==> flow/design.v <==
module alu (
    input  [18:0] a,
    input  [18:0] b,
    input  [4:0]  opcode,
    output reg [37:0] outau
);
always @(*) begin
    case (opcode)
        5'b00000: outau = {19'b0, a + b};         
        5'b00001: outau = {19'b0, a - b};         
        5'b00010: outau = a * b;                  
        5'b00011: outau = (b != 0) ? {19'b0, a / b} : 38'b0;  
        5'b00100: outau = {19'b0, a + 19'd1};     
        5'b00101: outau = {19'b0, a - 19'd1};     
        5'b00110: outau = {19'b0, a & b};         
        5'b00111: outau = {19'b0, a | b};         
        5'b01000: outau = {19'b0, a ^ b};         
        5'b01001: outau = {19'b0, ~a};            
        default : outau = 38'b0;                  
    endcase
end
endmodule
module program_counter (
    input clk,
    input rst,
    input pc_enable,
    input [1:0] pc_sel,            
    input [18:0] target_addr,      
    output reg [18:0] pc
);
always @(posedge clk or posedge rst) begin
    if (rst) begin
        pc <= 19'd0;
    end 
    else if (pc_enable) begin
        case (pc_sel)
            2'b00: pc <= pc + 1;         
            2'b01: pc <= target_addr;        
            2'b10: pc <= target_addr;        
            2'b11: pc <= target_addr;        
        endcase
    end
end
endmodule
module inst_reg (
    input clk,
    input load_IR,
    input [18:0] ins,               
    output reg [4:0] opcode,        
    output reg [3:0] rs1, rs2, rd,  
    output reg [13:0] addr_imm,     
    output reg [5:0] branch_offset  
);
    localparam OPC_ADD   = 5'd0,
               OPC_SUB   = 5'd1,
               OPC_MUL   = 5'd2,
               OPC_DIV   = 5'd3,
               OPC_INC   = 5'd4,
               OPC_DEC   = 5'd5,
               OPC_AND   = 5'd6,
               OPC_OR    = 5'd7,
               OPC_XOR   = 5'd8,
               OPC_NOT   = 5'd9,
               OPC_LD    = 5'd10,
               OPC_ST    = 5'd11,
               OPC_BEQ   = 5'd12,
               OPC_BNE   = 5'd13,
               OPC_JMP   = 5'd14,
               OPC_CALL  = 5'd15;
    always @(posedge clk) begin
        if (load_IR) begin
            opcode <= ins[18:14];
            rs1 <= 4'd0;
            rs2 <= 4'd0;
            rd <= 4'd0;
            addr_imm <= 14'd0;
            branch_offset <= 6'd0;
            case (ins[18:14])
                OPC_ADD, OPC_SUB, OPC_MUL, OPC_DIV,
                OPC_INC, OPC_DEC, OPC_AND, OPC_OR,
                OPC_XOR, OPC_NOT: begin
                    rs1 <= ins[13:10];
                    rs2 <= ins[9:6];
                    rd  <= ins[5:2];
                end
                OPC_LD, OPC_ST: begin
                    rs1 <= ins[13:10];             
                    rs2 <= ins[9:6];               
                    addr_imm <= {8'd0, ins[5:0]};  
                end
                OPC_BEQ, OPC_BNE: begin
                    rs1 <= ins[13:10];            
                    rs2 <= ins[9:6];              
                    branch_offset <= ins[5:0];    
                end
                OPC_JMP, OPC_CALL: begin
                    addr_imm <= ins[13:0];        
                end
                default: begin
                end
            endcase
        end
    end
endmodule
module reg_file (
    input clk,
    input rst,
    input reg_write,                  
    input [4:0] read_reg1,            
    input [4:0] read_reg2,            
    input [4:0] write_reg,            
    input [18:0] write_data,          
    output [18:0] read_data1,         
    output [18:0] read_data2          
);
    reg [18:0] registers [0:31];
    assign read_data1 = registers[read_reg1];
    assign read_data2 = registers[read_reg2];
    integer i;
    always @(posedge clk or posedge rst) begin
        if (rst) begin
            for (i = 0; i < 32; i = i + 1)
                registers[i] <= 19'd0;
        end else if (reg_write) begin
                        registers[write_reg] <= write_data;
        end
    end
endmodule
module control_unit (
    input clk, rst,
    input [4:0] opcode,                     	 
    input regs_equal,				 
    output reg mem_read,			 
    output reg mem_write,			 
    output reg reg_write,			 
    output reg load_IR,				 
    output reg pc_enable,			 
    output reg [4:0] ALU_op,			 
    output reg [1:0] pc_sel,			 
    output halted				 
);
    parameter FETCH = 3'b000, EXECUTE = 3'b001, MEMORY = 3'b010,
              WRITBK = 3'b011, CONTROL = 3'b100, HALT = 3'b101;
    reg [2:0] state, next_state;
    assign halted = (state == HALT);
    always @(posedge clk or posedge rst) begin
        if (rst)
            state <= FETCH;
        else
            state <= next_state;
    end
    always @(*) begin
        case (state)
            FETCH: next_state = EXECUTE;
            EXECUTE: begin
                case (opcode)
                    5'b01010, 5'b01011: next_state = MEMORY;   				 
                    5'b01100, 5'b01101, 5'b01110, 5'b01111: next_state = CONTROL;	 
                    5'b00000, 5'b00001, 5'b00010, 5'b00011, 5'b00100,
                    5'b00101, 5'b00110, 5'b00111, 5'b01000, 5'b01001: next_state = WRITBK;  
                    5'b11111: next_state = HALT;					 
                    default: next_state = FETCH;					 
                endcase
            end
            MEMORY: begin
                if (opcode == 5'b01010)
                    next_state = WRITBK;	  
                else
                    next_state = FETCH;  	 
            end
            WRITBK: next_state = FETCH;
            CONTROL: next_state = FETCH;
            HALT: next_state = HALT;
            default: next_state = FETCH;
        endcase
    end
    always @(*) begin
        mem_read = 0;
        mem_write = 0;
        reg_write = 0;
        load_IR = 0;
        pc_enable = 0;
        ALU_op = 5'b00000;
        pc_sel = 2'b00;
        case (state)
            FETCH: begin
                mem_read = 1;
                load_IR = 1;
                pc_enable = 1;
                pc_sel = 2'b00;
            end
            EXECUTE: begin
                ALU_op = opcode;
            end
            MEMORY: begin
                if (opcode == 5'b01010)
                    mem_read = 1;        
                else
                    mem_write = 1;       
            end
            WRITBK: begin
                ALU_op = opcode;
                if (opcode != 5'b01011)  
                    reg_write = 1;
            end
            CONTROL: begin
                case (opcode)
                    5'b01100: begin pc_enable = regs_equal;  pc_sel = 2'b01; end  
                    5'b01101: begin pc_enable = !regs_equal; pc_sel = 2'b01; end  
                    5'b01110, 5'b01111: begin pc_enable = 1; pc_sel = 2'b10; end  
                    default: ;
                endcase
            end
            default: ;
        endcase
    end
endmodule
module top_module (
    input clk,
    input rst,
    output [18:0] imem_addr,               
    input  [18:0] imem_rdata,              
    output [8:0]  dmem_addr,               
    input  [18:0] dmem_rdata,              
    output [18:0] dmem_wdata,              
    output        dmem_we,                 
    output        halt                     
);
    wire [4:0] opcode;
    wire [3:0] rs1, rs2, rd;
    wire [13:0] addr_imm;
    wire [5:0] branch_offset;
    wire [4:0] alu_opcode;
    wire [1:0] pc_sel;
    wire [18:0] reg_data1, reg_data2;
    wire [37:0] alu_result;
    wire mem_read, mem_write, reg_write, load_IR, pc_enable;
    wire [18:0] pc_value;
    wire [18:0] target_addr;
    reg [18:0] mem_read_data;
    always @(posedge clk) begin
        if (mem_read)
            mem_read_data <= dmem_rdata;
    end
    wire is_load = (opcode == 5'b01010);
    wire [3:0]  wb_reg  = is_load ? rs2 : rd;
    wire [18:0] wb_data = is_load ? mem_read_data : alu_result[18:0];
    wire [18:0] ea      = reg_data1 + {5'd0, addr_imm};
    assign imem_addr  = pc_value;
    assign dmem_addr  = ea[8:0];
    assign dmem_wdata = reg_data2;
    assign dmem_we    = mem_write;
    assign target_addr = (pc_sel == 2'b01) ? (pc_value + {{13{branch_offset[5]}}, branch_offset}) : {5'd0, addr_imm};
    program_counter PC (
        .clk(clk),
        .rst(rst),
        .pc_enable(pc_enable),
        .pc_sel(pc_sel),
        .target_addr(target_addr),
        .pc(pc_value)
    );
    inst_reg IR (
        .clk(clk),
        .load_IR(load_IR),
        .ins(imem_rdata),
        .opcode(opcode),
        .rs1(rs1),
        .rs2(rs2),
        .rd(rd),
        .addr_imm(addr_imm),
        .branch_offset(branch_offset)
    );
    control_unit CU (
        .clk(clk),
        .rst(rst),
        .opcode(opcode),
        .regs_equal(reg_data1 == reg_data2),
        .mem_read(mem_read),
        .mem_write(mem_write),
        .reg_write(reg_write),
        .load_IR(load_IR),
        .pc_enable(pc_enable),
        .ALU_op(alu_opcode),
        .pc_sel(pc_sel),
        .halted(halt)
    );
    reg_file RF (
        .clk(clk),
        .rst(rst),
        .reg_write(reg_write),
        .read_reg1({1'b0, rs1}),
        .read_reg2({1'b0, rs2}),
        .write_reg({1'b0, wb_reg}),
        .write_data(wb_data),
        .read_data1(reg_data1),
        .read_data2(reg_data2)
    );
    alu ALU (
        .a(reg_data1),
        .b(reg_data2),
        .opcode(alu_opcode),
        .outau(alu_result)
    );
endmodule
Appendix: tool output

=== Step by step through the tools: top_module ===
Tool output for the design above before and after an edit, in the order of the flow.
Lines under "original" count in the file above, lines under "edited" in the edited file.
"change" is "edited" less "original", of the values as shown; "rel. change" is that difference over "original", in percent.
Operators: Yosys type, input widths -> output width; for muxes data width and select width s.
Library cell names are shortened.
Not given: -

* Design top: top_module
* Clock: clk
* Standard-cell library: sky130hd
* Timing corner: tt_025C_1v80

=== Edit of the RTL ===
Unified diff, file above to edited file.
A script made this edit. It changes what the design does and was not meant as an optimisation.

<pre>
@@ -11,5 +11,5 @@
         5'b00010: outau = a * b;                  
         5'b00011: outau = (b != 0) ? {19'b0, a / b} : 38'b0;  
-        5'b00100: outau = {19'b0, a + 19'd1};     
+        5'b00100: outau = {19'b0, a | 19'd1};     
         5'b00101: outau = {19'b0, a - 19'd1};     
         5'b00110: outau = {19'b0, a & b};         
</pre>

=== Word-level counts ===
Yosys after proc, flatten, opt, wreduce and memory -nomap, before mapping. Print and check cells are not counted. Equal cells are merged and count once.
Yosys's memory passes give these memory sizes; they may raise the number of words (mostly to a power of two), join words into wider ones and drop unused or constant bits.

{| class="wikitable"
|+ Storage and ports
! element !! original !! edited !! change !! rel. change (%)
|-
| word width x clocked read ports || 3 || 3 || 0 || 0.00
|-
| bits in writable memories || 0 || 0 || 0 || -
|-
| ROM bits || 96 || 96 || 0 || 0.00
|-
| output and inout bits || 49 || 49 || 0 || 0.00
|-
| memories kept || 1 || 1 || 0 || 0.00
|-
| bits of input ports || 40 || 40 || 0 || 0.00
|-
| register bits || 382 || 382 || 0 || 0.00
|-
| bits in latches || 0 || 0 || 0 || -
|}

{| class="wikitable"
|+ Memories
! element !! original !! edited
|-
| words x width with read and write ports || 32 x 3 bit 1R0W || 32 x 3 bit 1R0W
|}

{| class="wikitable"
|+ Operators by class
! element !! original !! edited !! change !! rel. change (%)
|-
| $add $sub $neg || 7 || 6 || -1 || -14.29
|-
| $mul || 1 || 1 || 0 || 0.00
|-
| $lt $le $gt $ge || 0 || 0 || 0 || -
|-
| equal/unequal tests || 84 || 84 || 0 || 0.00
|-
| div/mod/pow operators || 1 || 1 || 0 || 0.00
|-
| reduce/logical cells || 34 || 34 || 0 || 0.00
|-
| bitwise gates (word level) || 4 || 4 || 0 || 0.00
|-
| shift operators || 0 || 0 || 0 || -
|-
| multiplexer cells || 24 || 24 || 0 || 0.00
|}

{| class="wikitable"
|+ Operators by type and width
! operator !! original !! edited !! change !! rel. change (%)
|-
| $add 19x1->19 const B || 2 || 1 || -1 || -50.00
|-
| $eq 4x4->1 const B || 24 || 24 || 0 || 0.00
|-
| $reduce_and 2->1 || 16 || 16 || 0 || 0.00
|-
| $eq 5x4->1 const B || 15 || 15 || 0 || 0.00
|-
| $eq 4x3->1 const B || 12 || 12 || 0 || 0.00
|-
| $eq 5x3->1 const B || 8 || 8 || 0 || 0.00
|-
| $eq 4x2->1 const B || 6 || 6 || 0 || 0.00
|-
| $mux 1 || 6 || 6 || 0 || 0.00
|-
| $reduce_or 2->1 || 6 || 6 || 0 || 0.00
|-
| $logic_not 5->1 || 5 || 5 || 0 || 0.00
|-
| $eq 5x2->1 const B || 4 || 4 || 0 || 0.00
|-
| $eq 4x1->1 const B || 3 || 3 || 0 || 0.00
|-
| $mux 19 || 3 || 3 || 0 || 0.00
|-
| $add 19x19->19 || 2 || 2 || 0 || 0.00
|-
| $eq 2x2->1 const B || 2 || 2 || 0 || 0.00
|-
| $eq 3x2->1 const B || 2 || 2 || 0 || 0.00
|-
| $eq 3x3->1 const B || 2 || 2 || 0 || 0.00
|-
| $eq 5x1->1 const B || 2 || 2 || 0 || 0.00
|-
| $mux 2 || 2 || 2 || 0 || 0.00
|-
| $mux 5 || 2 || 2 || 0 || 0.00
|-
| $pmux 1 s2 || 2 || 2 || 0 || 0.00
|-
| $pmux 19 s16 || 2 || 2 || 0 || 0.00
|-
| $add 9x9->9 || 1 || 1 || 0 || 0.00
|-
| $and 19x19->19 || 1 || 1 || 0 || 0.00
|-
| $div 19x19->19 || 1 || 1 || 0 || 0.00
|-
| $eq 19x19->1 || 1 || 1 || 0 || 0.00
|-
| $eq 2x1->1 const B || 1 || 1 || 0 || 0.00
|-
| $eq 3x1->1 const B || 1 || 1 || 0 || 0.00
|}

The list need not be complete.

=== Logic depth ===
Depth = most cells in a row (Yosys ltp): at word level without a register or memory, in the mapped netlist without a sequential cell, where the memories' decode and read muxes count.

{| class="wikitable"
|+ Logic depth
! element !! original !! edited !! change !! rel. change (%)
|-
| depth after elaboration || 7 || 7 || 0 || 0.00
|-
| ABC_AREA || 0 || 0 || - || -
|-
| gate-level depth with buffers || 216 || 213 || -3 || -1.39
|}

=== Mapped cells and area ===
Yosys stat after the flow's synthesis: flattened, memories mapped to cells. It holds for the ABC_AREA given above (unset counts as 0); a run with the other value may have another netlist.

{| class="wikitable"
|+ Cells by type
! cell !! original !! edited !! change !! rel. change (%)
|-
| mux2_2 || 96 || 160 || +64 || +66.67
|-
| nor2_1 || 445 || 405 || -40 || -8.99
|-
| nand2_1 || 462 || 500 || +38 || +8.23
|-
| o21ai_0 || 344 || 311 || -33 || -9.59
|-
| a21oi_1 || 383 || 351 || -32 || -8.36
|-
| nor3_1 || 125 || 102 || -23 || -18.40
|-
| xnor2_1 || 111 || 133 || +22 || +19.82
|-
| nand2b_1 || 44 || 66 || +22 || +50.00
|-
| inv_1 || 297 || 279 || -18 || -6.06
|-
| o21a_1 || 88 || 71 || -17 || -19.32
|-
| nor2b_1 || 69 || 52 || -17 || -24.64
|-
| a32oi_1 || 17 || 34 || +17 || +100.00
|-
| o31ai_1 || 19 || 35 || +16 || +84.21
|-
| a22oi_1 || 70 || 56 || -14 || -20.00
|-
| or3_1 || 40 || 27 || -13 || -32.50
|-
| clkbuf_1 || 163 || 175 || +12 || +7.36
|-
| mux2i_1 || 73 || 61 || -12 || -16.44
|-
| and2_1 || 46 || 56 || +10 || +21.74
|}

The list need not be complete.

{| class="wikitable"
|+ Synthesis totals
! element !! original !! edited !! change !! rel. change (%)
|-
| sequential area (µm²) || 9899.5 || 9899.5 || 0.0 || 0.00
|-
| mapped flip-flops || 385 || 385 || 0 || 0.00
|-
| mapped cells || 4796 || 4807 || +11 || +0.23
|-
| buffers || 273 || 281 || +8 || +2.93
|-
| synthesis area (µm²) || 39684.3 || 40476.3 || +792.0 || +2.00
|}

By module: a second synthesis without flattening, with its own total; a netlist apart from the flattened one above.

{| class="wikitable"
|+ Second synthesis, totals
! element !! original !! edited !! change !! rel. change (%)
|-
| cells (unflattened synthesis) || 6372 || 6336 || -36 || -0.56
|-
| area (unflattened synthesis) (µm²) || 60255.3 || 60082.6 || -172.7 || -0.29
|}

Rows give one instance, submodules left out.

{| class="wikitable"
|+ Modules, original
! module !! times used !! seq. area (µm²) !! area (µm²) !! cells
|-
| reg_file || 1 || 15214.6 || 31043.5 || 2680
|-
| alu || 1 || 0.0 || 23680.2 || 3141
|-
| top_module || 1 || 570.5 || 2539.9 || 279
|-
| inst_reg || 1 || 1111.1 || 1380.1 || 74
|-
| program_counter || 1 || 475.5 || 1267.5 || 154
|-
| control_unit || 1 || 75.1 || 344.1 || 44
|}

{| class="wikitable"
|+ Modules, edited
! module !! times used !! seq. area (µm²) !! area (µm²) !! cells
|-
| reg_file || 1 || 15214.6 || 31043.5 || 2680
|-
| alu || 1 || 0.0 || 23507.5 || 3105
|-
| top_module || 1 || 570.5 || 2539.9 || 279
|-
| inst_reg || 1 || 1111.1 || 1380.1 || 74
|-
| program_counter || 1 || 475.5 || 1267.5 || 154
|-
| control_unit || 1 || 75.1 || 344.1 || 44
|}

=== Timing after synthesis ===
Path of least setup slack by OpenSTA after synthesis, without wires, with an ideal clock, recovery checks aside; 20% of the period is set as input and as output delay. Where synthesis merged equal registers, the netlist keeps one of their names.

{| class="wikitable"
|+ Timing path post-synthesis
! element !! original !! edited !! change !! rel. change (%)
|-
| path type || flip-flop to flip-flop || flip-flop to flip-flop || - || -
|-
| start || reg IR.rs2[0] || reg IR.rs2[0] || - || -
|-
| end || reg RF.registers[9][0] || reg RF.registers[12][0] || - || -
|-
| arrival time (ns) || 41.695 || 41.296 || -0.399 || -0.96
|-
| setup slack (ns) || -3.331 || -2.931 || +0.400 || -
|-
| clock period (ns) || 38.5 || 38.5 || 0.0 || 0.00
|-
| data required time (ns) || 38.364 || 38.365 || +0.001 || 0.00
|-
| time at the first pin (ns) || 0.000 || 0.000 || 0.000 || -
|-
| driving pins on the path || 198 || 196 || -2 || -1.01
|-
| delay of the path (ns) || 41.831 || 41.431 || -0.400 || -0.96
|-
| synthesis period reached (ns) || 41.831 || 41.431 || -0.400 || -0.96
|}

"delay of the path" = arrival - input delay + setup time.
"driving pins on the path": output pins that drive a net of the path, with the launching flip-flop's if there is one; two outputs of one cell count as two.
"synthesis period reached" is the clock period less the worst setup slack; recovery checks do not enter. This is arithmetic on one report: input and output delays are still those of the set period (20% each).
Between the ends stands the longest chain of elaborated cells between them, by number of cells; it is not shown to be the way that was timed. Of several equally long chains one is given.
Each line given opens the expression or statement behind the cell; cells for indexed reads and writes are added by Yosys, which also makes memories of some case tables.
At most two assigning lines are given for a register; there are more.

Between the ends, post-synthesis, original:
* Path through: edfxtp_1 -> buf_4 -> buf_6 -> buf_4 -> buf_4 -> buf_2 -> buf_2 -> mux2_2 -> nand2_1 -> o21ai_0 -> o32ai_1 -> clkbuf_1 -> ha_1 -> nor2_1 -> nor3_1 -> nand3_1 -> nor3_1 -> or2_2 -> [162 not listed] -> o21ai_1 -> clkbuf_1 -> mux2_2 -> ha_1 -> o21a_1 -> o21a_1 -> o21a_1 -> o21ai_0 -> nand2b_1 -> a21oi_1 -> o21a_1 -> o21ai_0 -> a2111oi_0 -> o21a_1 -> o221ai_1 -> a22oi_1 -> buf_2 -> o21ai_0
* Length of the longest elaborated chain: 6
* Elaborated cells on any way between the ends: 31
* Classes of those cells: add/sub (2); mul (1); div (1); eq/ne (16); mux (5); logic (3); reduce/logical (3)

{| class="wikitable"
|+ RTL lines, path post-synthesis, original
! element !! RTL line !! RTL
|-
| from (decl) || 50 || <nowiki>output reg [3:0] rs1, rs2, rd,</nowiki>
|-
| from (assign) || 83 || <nowiki>rs2 <= ins[9:6];</nowiki>
|-
| from (assign) || 88 || <nowiki>rs2 <= ins[9:6];</nowiki>
|-
| $eq 4x4->1 || 118 || <nowiki>assign read_data2 = registers[read_reg2];</nowiki>
|-
| $pmux 19 s16 || 118 ||
|-
| $div 19x19->19 || 12 || <nowiki>5'b00011: outau = (b != 0) ? {19'b0, a / b} : 38'b0;</nowiki>
|-
| $mux 19 || 12 ||
|-
| $pmux 19 s10 || 8 || <nowiki>case (opcode)</nowiki>
|-
| $mux 19 || 247 || <nowiki>wire [18:0] wb_data = is_load ? mem_read_data : alu_result[18:0];</nowiki>
|-
| to (assign) || 123 || <nowiki>registers[i] <= 19'd0;</nowiki>
|-
| to (assign) || 125 || <nowiki>registers[write_reg] <= write_data;</nowiki>
|-
| to (decl) || 116 || <nowiki>reg [18:0] registers [0:31];</nowiki>
|}

Between the ends, post-synthesis, edited:
* Path through: edfxtp_1 -> buf_2 -> buf_6 -> buf_4 -> nand3b_1 -> a21boi_0 -> or4_1 -> o32ai_1 -> inv_1 -> buf_2 -> nor2_1 -> nand4_1 -> o21ai_0 -> o21a_1 -> ha_1 -> o21a_1 -> nor2_1 -> nor3_1 -> [160 not listed] -> clkbuf_1 -> nand2_1 -> o21ai_0 -> ha_1 -> nor2b_1 -> o21a_1 -> o21a_1 -> o21a_1 -> o21ai_0 -> nand2b_1 -> a21oi_1 -> o21ai_0 -> a221oi_1 -> o21ai_0 -> a211o_1 -> a21oi_1 -> clkbuf_1 -> o31ai_1
* Length of the longest elaborated chain: 6
* Elaborated cells on any way between the ends: 31
* Classes of those cells: add/sub (2); mul (1); div (1); eq/ne (16); mux (5); logic (3); reduce/logical (3)

{| class="wikitable"
|+ RTL lines, path post-synthesis, edited
! element !! RTL line !! RTL
|-
| from (decl) || 50 || <nowiki>output reg [3:0] rs1, rs2, rd,</nowiki>
|-
| from (assign) || 83 || <nowiki>rs2 <= ins[9:6];</nowiki>
|-
| from (assign) || 88 || <nowiki>rs2 <= ins[9:6];</nowiki>
|-
| $eq 4x4->1 || 118 || <nowiki>assign read_data2 = registers[read_reg2];</nowiki>
|-
| $pmux 19 s16 || 118 ||
|-
| $div 19x19->19 || 12 || <nowiki>5'b00011: outau = (b != 0) ? {19'b0, a / b} : 38'b0;</nowiki>
|-
| $mux 19 || 12 ||
|-
| $pmux 19 s10 || 8 || <nowiki>case (opcode)</nowiki>
|-
| $mux 19 || 247 || <nowiki>wire [18:0] wb_data = is_load ? mem_read_data : alu_result[18:0];</nowiki>
|-
| to (assign) || 123 || <nowiki>registers[i] <= 19'd0;</nowiki>
|-
| to (assign) || 125 || <nowiki>registers[write_reg] <= write_data;</nowiki>
|-
| to (decl) || 116 || <nowiki>reg [18:0] registers [0:31];</nowiki>
|}

=== Worst path after layout ===
From the final timing report of each run of pair A: the path of least setup slack in the routed layout; clock arrival at registers is part of the times.

{| class="wikitable"
|+ Timing path post-layout
! element !! original !! edited !! change !! rel. change (%)
|-
| path type || flip-flop to flip-flop || flip-flop to flip-flop || - || -
|-
| start || reg IR.rs2[3] || reg IR.rs2[3] || - || -
|-
| end || reg RF.registers[9][0] || reg RF.registers[8][0] || - || -
|-
| clock period (ns) || 38.5 || 38.5 || 0.0 || 0.00
|-
| arrival time (ns) || 37.75 || 37.68 || -0.07 || -0.19
|-
| setup slack (ns) || 1.17 || 1.26 || +0.09 || -
|-
| driving pins on the path || 199 || 189 || -10 || -5.03
|-
| time at the first pin (ns) || 0.57 || 0.63 || +0.06 || +10.53
|-
| data required time (ns) || 38.92 || 38.94 || +0.02 || +0.05
|}

Between the ends stands the longest chain of elaborated cells between them, by number of cells; it is not shown to be the way that was timed. Of several equally long chains one is given.
At most two assigning lines are given for a register; there are more.

Between the ends, post-layout, original:
* Path through: edfxtp_1 -> buf_12 -> buf_4 -> and3_1 -> o21ai_0 -> nand4_1 -> o32ai_4 -> inv_2 -> or4_4 -> nor2_4 -> a31oi_1 -> or2_4 -> ha_4 -> o21a_4 -> nor2_4 -> nor2_2 -> nand3_2 -> mux2i_1 -> [163 not listed] -> o21ai_1 -> ha_1 -> nor2b_1 -> o21a_1 -> o21a_1 -> o21a_1 -> o21ai_2 -> nand2b_1 -> a21oi_2 -> o21a_1 -> o21ai_0 -> a2111oi_1 -> o21a_2 -> o221ai_2 -> a22oi_2 -> buf_6 -> buf_12 -> o21ai_0
* Length of the longest elaborated chain: 6
* Elaborated cells on any way between the ends: 31
* Classes of those cells: add/sub (2); mul (1); div (1); eq/ne (16); mux (5); logic (3); reduce/logical (3)

{| class="wikitable"
|+ RTL lines, path post-layout, original
! element !! RTL line !! RTL
|-
| from (decl) || 50 || <nowiki>output reg [3:0] rs1, rs2, rd,</nowiki>
|-
| from (assign) || 83 || <nowiki>rs2 <= ins[9:6];</nowiki>
|-
| from (assign) || 88 || <nowiki>rs2 <= ins[9:6];</nowiki>
|-
| $eq 4x4->1 || 118 || <nowiki>assign read_data2 = registers[read_reg2];</nowiki>
|-
| $pmux 19 s16 || 118 ||
|-
| $div 19x19->19 || 12 || <nowiki>5'b00011: outau = (b != 0) ? {19'b0, a / b} : 38'b0;</nowiki>
|-
| $mux 19 || 12 ||
|-
| $pmux 19 s10 || 8 || <nowiki>case (opcode)</nowiki>
|-
| $mux 19 || 247 || <nowiki>wire [18:0] wb_data = is_load ? mem_read_data : alu_result[18:0];</nowiki>
|-
| to (assign) || 123 || <nowiki>registers[i] <= 19'd0;</nowiki>
|-
| to (assign) || 125 || <nowiki>registers[write_reg] <= write_data;</nowiki>
|-
| to (decl) || 116 || <nowiki>reg [18:0] registers [0:31];</nowiki>
|}

Between the ends, post-layout, edited:
* Path through: edfxtp_1 -> buf_4 -> buf_4 -> clkinv_2 -> buf_4 -> o21ai_0 -> a211oi_1 -> o32ai_4 -> buf_12 -> inv_2 -> nor4_4 -> nand4_1 -> buf_4 -> o21a_1 -> ha_1 -> o21a_1 -> nor2_1 -> nor3_2 -> [153 not listed] -> a21oi_2 -> a21oi_2 -> o31ai_4 -> buf_6 -> nand2_1 -> a2bb2oi_1 -> o21a_1 -> ha_1 -> a21o_1 -> a21o_1 -> a21oi_1 -> o21ai_0 -> a221oi_1 -> o21ai_1 -> a211o_1 -> a21oi_4 -> clkbuf_16 -> o41ai_1
* Length of the longest elaborated chain: 6
* Elaborated cells on any way between the ends: 31
* Classes of those cells: add/sub (2); mul (1); div (1); eq/ne (16); mux (5); logic (3); reduce/logical (3)

{| class="wikitable"
|+ RTL lines, path post-layout, edited
! element !! RTL line !! RTL
|-
| from (decl) || 50 || <nowiki>output reg [3:0] rs1, rs2, rd,</nowiki>
|-
| from (assign) || 83 || <nowiki>rs2 <= ins[9:6];</nowiki>
|-
| from (assign) || 88 || <nowiki>rs2 <= ins[9:6];</nowiki>
|-
| $eq 4x4->1 || 118 || <nowiki>assign read_data2 = registers[read_reg2];</nowiki>
|-
| $pmux 19 s16 || 118 ||
|-
| $div 19x19->19 || 12 || <nowiki>5'b00011: outau = (b != 0) ? {19'b0, a / b} : 38'b0;</nowiki>
|-
| $mux 19 || 12 ||
|-
| $pmux 19 s10 || 8 || <nowiki>case (opcode)</nowiki>
|-
| $mux 19 || 247 || <nowiki>wire [18:0] wb_data = is_load ? mem_read_data : alu_result[18:0];</nowiki>
|-
| to (assign) || 123 || <nowiki>registers[i] <= 19'd0;</nowiki>
|-
| to (assign) || 125 || <nowiki>registers[write_reg] <= write_data;</nowiki>
|-
| to (decl) || 116 || <nowiki>reg [18:0] registers [0:31];</nowiki>
|}

=== Layout results ===
Both versions went through the flow (Yosys, OpenROAD) with the same settings in each pair. Constraints: input delay and output delay 20% of the set period each, output load 0.01 pF.

Settings, pair A:
* period_ns: 38.5
* CAP_MARGIN: 20
* CORE_MARGIN: 2
* CORE_UTILIZATION: 40
* SLEW_MARGIN: 20

{| class="wikitable"
|+ Measured results, pair A
! element !! original !! edited !! change !! rel. change (%)
|-
| worst hold slack in the final report (ns) || 0.441 || 0.439 || -0.002 || -
|-
| die size (µm²) || 101745.0 || 103752.0 || +2007.0 || +1.97
|-
| synthesis area (µm²) || 39684.3 || 40476.3 || +792.0 || +2.00
|-
| std-cell area (final layout) (µm²) || 47486.8 || 48903.2 || +1416.4 || +2.98
|-
| reached clock period (ns) || 37.329 || 37.243 || -0.086 || -0.23
|-
| utilization after routing || 0.482 || 0.488 || +0.006 || -
|-
| worst setup slack after layout (ns) || 1.171 || 1.257 || +0.086 || -
|}

Settings, pair B:
* ABC_AREA: 1
* CORE_ASPECT_RATIO: 0.81
* CORE_UTILIZATION: 17
* GPL_ROUTABILITY_DRIVEN: 1
* MAX_ROUTING_LAYER: met5
* PLACE_DENSITY: 0.39
* SETUP_SLACK_MARGIN: -0.77
* period_ns: 60.5
* CAP_MARGIN: 20
* CORE_MARGIN: 2
* SLEW_MARGIN: 20

{| class="wikitable"
|+ Measured results, pair B
! element !! original !! edited !! change !! rel. change (%)
|-
| worst hold slack in the final report (ns) || 0.438 || 0.439 || +0.001 || -
|-
| die size (µm²) || 236099.0 || 235182.0 || -917.0 || -0.39
|-
| synthesis area (µm²) || 39475.4 || 39320.2 || -155.2 || -0.39
|-
| std-cell area (final layout) (µm²) || 46294.4 || 45867.7 || -426.7 || -0.92
|-
| reached clock period (ns) || 48.040 || 47.306 || -0.734 || -1.53
|-
| utilization after routing || 0.2 || 0.2 || 0.0 || -
|-
| worst setup slack after layout (ns) || 12.460 || 13.194 || +0.734 || -
|}

"reached clock period" means the clock period less the worst setup slack. The figure is calculated, with input and output delays left at 20% of the set period.
